==> flow/design.v <==
module interpolation (
    input           clk,
    input           RST,
    input           START,
    input   [5:0]   H0,
    input   [5:0]   V0,
    input   [3:0]   SW,
    input   [3:0]   SH,
    output          REN,
    input   [7:0]   R_DATA,
    output  [11:0]  ADDR,
    output  [7:0]   O_DATA,
    output          O_VALID
);
reg [5:0] reg_H0, reg_H0_next;
reg [5:0] reg_V0, reg_V0_next;
reg [3:0] reg_SW, reg_SW_next;
reg [3:0] reg_SH, reg_SH_next;
reg [11:0] reg_ADDR, reg_ADDR_next;
reg        output_valid, output_valid_next;  
reg        done, done_next;  
assign ADDR = reg_ADDR;
assign REN = 1'b0;
assign O_VALID = output_valid;
reg [9:0] width_sum, width_sum_next;
reg [9:0] height_sum, height_sum_next;
wire [5:0] X_lower, X_upper, Y_lower, Y_upper;
reg [5:0] last_y_row, last_y_row_next;  
reg x_divide, y_divide, x_divide_next, y_divide_next;
assign X_lower = width_sum[9:4];
assign X_upper = x_divide_next ? width_sum[9:4] : width_sum[9:4] + 1;
assign Y_lower = height_sum[9:4];
assign Y_upper = y_divide_next ? height_sum[9:4] : height_sum[9:4] + 1;
wire [5:0] next_X_lower, next_X_upper, next_Y_lower, next_Y_upper;
assign next_X_lower = width_sum_next[9:4];
assign next_X_upper = (width_sum_next[3:0] == 0) ? width_sum_next[9:4] : width_sum_next[9:4] + 1;
assign next_Y_lower = height_sum_next[9:4];
assign next_Y_upper = (height_sum_next[3:0] == 0) ? height_sum_next[9:4] : height_sum_next[9:4] + 1;
reg [3:0] x_ratio, x_ratio_next;  
reg [3:0] y_ratio, y_ratio_next;  
wire [7:0] left_margin, right_margin;
reg [7:0] data_y_lower [0:1];
reg [7:0] data_y_lower_next [0:1];
reg [7:0] data_y_upper [0:1];
reg [7:0] data_y_upper_next [0:1];
reg [4:0] count_cycle, count_cycle_next;
reg [1:0] pre_pre_state, pre_state, state, state_next;
wire pre_pre_state_is_11, pre_pre_state_is_10, pre_pre_state_is_01, pre_pre_state_is_00;
assign pre_pre_state_is_11 = pre_pre_state[1] & pre_pre_state[1];
assign pre_pre_state_is_00 = ~pre_pre_state[1] & ~pre_pre_state[0];
wire [5:0] x_ADDR, y_ADDR;
assign x_ADDR = state[1] ? X_upper : X_lower;
assign y_ADDR = state[0] ? Y_upper : Y_lower;
    Cal_Interpolation cal_inter_left (
        .DATA_1(data_y_lower[0]),
        .DATA_2(data_y_upper[0]),
        .ratio(y_ratio),
        .Out_DATA(left_margin)
    );
    Cal_Interpolation cal_inter_right (
        .DATA_1(data_y_lower[1]),
        .DATA_2(data_y_upper[1]),
        .ratio(y_ratio),
        .Out_DATA(right_margin)
    );
    Cal_Interpolation cal_inter (
        .DATA_1(left_margin),
        .DATA_2(right_margin),
        .ratio(x_ratio),
        .Out_DATA(O_DATA)
    );
always @(*)begin
    count_cycle_next = count_cycle;
    case(state)
        2'b00: begin
            if(y_divide_next | x_divide_next) begin
                state_next = 2'b11;
            end
            else begin
                state_next = 2'b01;
            end
        end
        2'b01: begin
            state_next = 2'b10;
        end
        2'b10: begin
            state_next = 2'b11;
        end
        2'b11: begin
            count_cycle_next = (count_cycle == 5'd16) ? 0 : count_cycle + 1;
            if(X_lower == next_X_lower && Y_upper == next_Y_upper) begin
                state_next = (X_upper == next_X_upper) ? 2'b11 : 2'b01;
            end
            else if(X_upper == next_X_lower) begin
                state_next = 2'b10;
            end
            else begin
                state_next = 2'b00;
            end
        end
    endcase
end
always @(*)begin
    reg_ADDR_next[5:0] = x_ADDR + reg_H0;
    reg_ADDR_next[11:6] = y_ADDR + reg_V0;
    output_valid_next = pre_state[1] & pre_state[0];
end
always @(*)begin
    case(pre_state)
        2'b00: begin
            data_y_lower_next[0] = R_DATA;
            data_y_lower_next[1] = x_divide ? R_DATA : data_y_lower[1];
            data_y_upper_next[0] = y_divide ? R_DATA : data_y_upper[0];
            data_y_upper_next[1] = data_y_upper[1];
        end
        2'b01: begin
            data_y_upper_next[0] = R_DATA;
            data_y_lower_next[0] = data_y_lower[0];
            data_y_lower_next[1] = data_y_lower[1];
            data_y_upper_next[1] = data_y_upper[1];
        end
        2'b10: begin
            data_y_lower_next[1] = R_DATA;
            data_y_lower_next[0] = pre_pre_state_is_11 ? data_y_lower[1] : data_y_lower[0];  
            data_y_upper_next[0] = pre_pre_state_is_11 ? data_y_upper[1] : data_y_upper[0];
            data_y_upper_next[1] = data_y_upper[1];
        end
        2'b11: begin
            data_y_upper_next[1] = R_DATA;
            data_y_lower_next[1] = y_divide ? R_DATA : data_y_lower[1];
            data_y_upper_next[0] = x_divide ? R_DATA : data_y_upper[0];
            data_y_lower_next[0] = y_divide ? data_y_upper[0] :
                                    x_divide ? data_y_lower[1] : data_y_lower[0];
        end
    endcase
end
always @(*)begin
    if(START) begin
        reg_H0_next = H0;
        reg_V0_next = V0;
        reg_SW_next = SW - 1;
        reg_SH_next = SH - 1;
    end
    else begin
        reg_H0_next = reg_H0;
        reg_V0_next = reg_V0;
        reg_SW_next = reg_SW;
        reg_SH_next = reg_SH;
    end
end
always @(*)begin
    if(state == 2'b11) begin
        if(count_cycle == 5'd16) begin
            width_sum_next = 0;
            height_sum_next = height_sum + reg_SH;
        end
        else begin
            width_sum_next = width_sum + reg_SW;
            height_sum_next = height_sum;
        end
    end
    else begin
        width_sum_next = width_sum;
        height_sum_next = height_sum;
    end
    x_divide_next = (width_sum[3:0] == 0);
    y_divide_next = (height_sum[3:0] == 0);
    x_ratio_next = width_sum[3:0];
    y_ratio_next = height_sum[3:0];
    if(height_sum[9:4] == reg_V0_next) begin
        done_next = 0;
    end
    else begin
        done_next = 1;
    end
end
always @(negedge clk) begin
    reg_ADDR <= reg_ADDR_next;
    data_y_lower[0] <= data_y_lower_next[0];
    data_y_lower[1] <= data_y_lower_next[1];
    data_y_upper[0] <= data_y_upper_next[0];
    data_y_upper[1] <= data_y_upper_next[1];
    output_valid <= output_valid_next;
end
always @(posedge clk) begin
    if(RST | START) begin
        width_sum <= 0;
        height_sum <= 0;
        state <= 2'b00;
        pre_state <= 2'b00;
        pre_pre_state <= 2'b00;
        x_divide <= 0;
        y_divide <= 0;
        x_ratio <= 0;
        y_ratio <= 0;
        done <= 1;
        count_cycle <= 0;
    end
    else begin
        width_sum <= width_sum_next;
        height_sum <= height_sum_next;
        state <= state_next;
        pre_state <= state;
        pre_pre_state <= pre_state;
        x_divide <= x_divide_next;
        y_divide <= y_divide_next;
        x_ratio <= x_ratio_next;
        y_ratio <= y_ratio_next;
        done <= done_next;
        count_cycle <= count_cycle_next;
    end
    reg_H0 <= reg_H0_next;
    reg_V0 <= reg_V0_next;
    reg_SW <= reg_SW_next;
    reg_SH <= reg_SH_next;
end
endmodule
module Cal_Interpolation (
    input   [7:0]   DATA_1,
    input   [7:0]   DATA_2,
    input   [3:0]   ratio,
    output  [7:0]   Out_DATA
);
    reg [3:0] flip_ratio;
    wire [7:0] d1_3, d1_2, d1_1, d1_0, d2_3, d2_2, d2_1, d2_0;
    wire [11:0] output_inter;
    assign d1_3 = {8{flip_ratio[3]}} & DATA_1;
    assign d1_2 = {8{flip_ratio[2]}} & DATA_1;
    assign d1_1 = {8{flip_ratio[1]}} & DATA_1;
    assign d1_0 = {8{flip_ratio[0]}} & DATA_1;
    assign d2_3 = {8{ratio[3]}} & DATA_2;
    assign d2_2 = {8{ratio[2]}} & DATA_2;
    assign d2_1 = {8{ratio[1]}} & DATA_2;
    assign d2_0 = {8{ratio[0]}} & DATA_2;
    assign output_inter = {d1_3, 3'b000} + {d1_2, 2'b00} + {d1_1, 1'b0} + d1_0 
                        + {d2_3, 3'b000} + {d2_2, 2'b00} + {d2_1, 1'b0} + d2_0 ;
    assign Out_DATA = (ratio == 4'b0000) ? DATA_1 : output_inter[11:4];
    always @(*)begin
        flip_ratio = ~ratio[3:0] + 1;
    end
endmodule
**Tool chain data of interpolation**

Tool output for the design above, in the order of the flow.
Line numbers count from 1 in the design file above.
Operators carry their Yosys type and port widths (W data, S select, Z words).
Cell names lack the library's common part.
Not given: --

- Top: interpolation
- Clock port: clk
- Standard-cell library: sky130hd
- Library corner: tt_025C_1v80

**Word-level counts**

Source: Yosys, flattened and elaborated. Widths are those after wreduce. Registers that Yosys merges into a memory's read port (data or address) are not register bits. Print and check cells do not count. Equal cells are merged and count once.

- Latch bits: 0
- Bits in writable memories: 0
- Elaborated cells: 145
- Word width x clocked read ports: 0
- Register bits after elaboration: 106
- Memories: 0
- Bits in read-only memories: 0
- Output and inout bits: 22
- Bits of input ports: 31

- Multipliers: 0
- Add/subtract/negate cells: 34
- Magnitude comparators: 0
- Equal/unequal tests: 17
- Reduce/logical cells: 14
- Muxes and demuxes: 30
- Shift-type cells: 0
- Div/mod/pow operators: 0
- Bitwise gates (word level): 30

Operators with widths:

| kind | number |
|---|---|
| $and A8 B8 Y8 | 24 |
| $mux W8 | 10 |
| $add A12 B8 Y12 | 6 |
| $add A12 B9 Y12 | 6 |
| $pmux W8 S3 | 2 |
| $mux W10 | 4 |
| $add A11 B10 Y12 | 3 |
| $add A12 B10 Y12 | 3 |
| $add A12 B11 Y12 | 3 |
| $mux W6 | 6 |
| $pmux W8 S4 | 1 |
| $logic_not A4 Y1 | 6 |
| $add A6 B1 Y6 const B | 4 |
| $eq A6 B6 Y1 | 4 |
| $add A10 B4 Y10 | 2 |
| $add A6 B6 Y6 | 2 |
| $ne A2 B2 Y1 const B | 5 |
| $mux W5 | 2 |
| $reduce_and A3 Y1 | 3 |
| $eq A2 B2 Y1 const B | 4 |
| $add A4 B1 Y4 const B | 2 |
| $sub A4 B1 Y4 const B | 2 |
| $not A4 Y4 | 2 |
| $pmux W2 S4 | 1 |
| $mux W2 | 4 |
| $reduce_or A3 Y1 | 2 |
| $add A5 B1 Y5 const B | 1 |
| $eq A5 B5 Y1 const B | 1 |

Not listed: further kinds 7, cells in them 10.

**Longest topological paths**

Depth = most cells in a row (Yosys ltp): at word level without a register or memory, in the mapped netlist without a sequential cell, where the memories' decode and read muxes count.

- Depth in word-level cells: 20
- ABC_AREA: 1
- Mapped depth: 49
- Depth with buffers taken out: 46

**Netlist**

Yosys stat after the flow's synthesis: flattened, memories mapped to cells. It holds for the ABC_AREA given above (unset counts as 0); a run with the other value may have another netlist.
The area totals of this step are shown rounded.

Cells by type:

| type | number | area in all (µm²) |
|---|---|---|
| fa_1 | 133 | 2.66E+03 |
| edfxtp_1 | 52 | 1.56E+03 |
| inv_1 | 306 | 1.15E+03 |
| nand2_1 | 286 | 1073.53 |
| dfxtp_1 | 53 | 1.06E+03 |
| ha_1 | 61 | 763.232 |
| nor2_1 | 143 | 536.765 |
| nand3_1 | 71 | 355.341 |
| xor2_1 | 40 | 350.336 |
| o21ai_0 | 54 | 270.259 |
| a21oi_1 | 29 | 145.139 |
| xnor2_1 | 13 | 113.859 |
| clkbuf_1 | 25 | 93.84 |
| mux2_2 | 7 | 78.826 |
| or2_2 | 10 | 62.56 |
| nand4_1 | 8 | 50.048 |
| nor3_1 | 10 | 50.048 |
| a211oi_1 | 5 | 37.536 |

Not listed: further types 28, cells in them 61.

- Standard cells after synthesis: 1367
- Synthesis area: 11000 µm²
- Buffer cells: 30
- Flip-flop cells: 105
- Area of sequential cells: 2600 µm²

==> results <==
Top module interpolation; platform sky130hd; tools Yosys and OpenROAD; 5 stored runs in no particular order. Input and output delays are each 20% of the period that was set; the output load is 0.01 pF.
"total power after layout" rests on the timing tool's default activity at the inputs, not on a simulated workload.
The measured numbers are rounded.
Settings: - = not set for that run.

| name | run 1 | run 2 | run 3 | run 4 | run 5 |
|---|---|---|---|---|---|
| ABC_AREA | 1 | - | 1 | - | 1 |
| CAP_MARGIN | 30 | 20 | 20 | 15 | 10 |
| CELL_PAD_IN_SITES_DETAIL_PLACEMENT | 1 | 2 | 2 | 2 | 2 |
| CELL_PAD_IN_SITES_GLOBAL_PLACEMENT | 3 | - | 3 | - | - |
| CORE_MARGIN | 9 | 2 | 6 | 2 | 4 |
| CORE_UTILIZATION | 34 | 40 | 34 | 40 | 40 |
| CTS_CLUSTER_DIAMETER | 296 | - | 296 | 183 | 183 |
| CTS_CLUSTER_SIZE | 26 | - | 26 | - | - |
| GPL_ROUTABILITY_DRIVEN | 0 | - | 0 | - | - |
| GPL_TIMING_DRIVEN | 0 | - | 1 | 0 | 0 |
| MAX_ROUTING_LAYER | met5 | - | met5 | - | - |
| MIN_ROUTING_LAYER | met1 | - | met1 | - | - |
| PLACE_DENSITY_LB_ADDON | 0.09 | - | 0.09 | - | - |
| SLEW_MARGIN | 15 | 5 | 15 | 5 | 5 |
| TNS_END_PERCENT | 35 | - | 35 | - | 5 |
| period_ns | 17.4 | 32.0 | 17.4 | 26.9 | 26.9 |
| CORE_ASPECT_RATIO | - | 0.73 | - | 0.73 | 0.73 |
| SETUP_SLACK_MARGIN | - | - | 1.07 | - | - |
| HOLD_SLACK_MARGIN | - | - | - | 0.03 | 0.03 |
| PLACE_DENSITY | - | - | - | - | 0.95 |
| Yosys chip area after synthesis (µm²) | 11000 | 11000 | 11000 | 11000 | 11000 |
| die area (µm²) | 39000 | 28000 | 36000 | 28000 | 30000 |
| std-cell area (final layout) (µm²) | 13000 | 12000 | 13000 | 13000 | 13000 |
| utilization of the finished layout | 0.42 | 0.47 | 0.43 | 0.51 | 0.49 |
| worst slack on setup checks (ps) | -3200 | 270 | -3400 | -1500 | -2000 |
| sum of negative setup slack (ps) | -21000 | 0 | -23000 | -8600 | -10000 |
| worst-case hold slack (ps) | 490 | 540 | 510 | 560 | 660 |
| total power after layout (uW) | 660 | 350 | 650 | 480 | 490 |
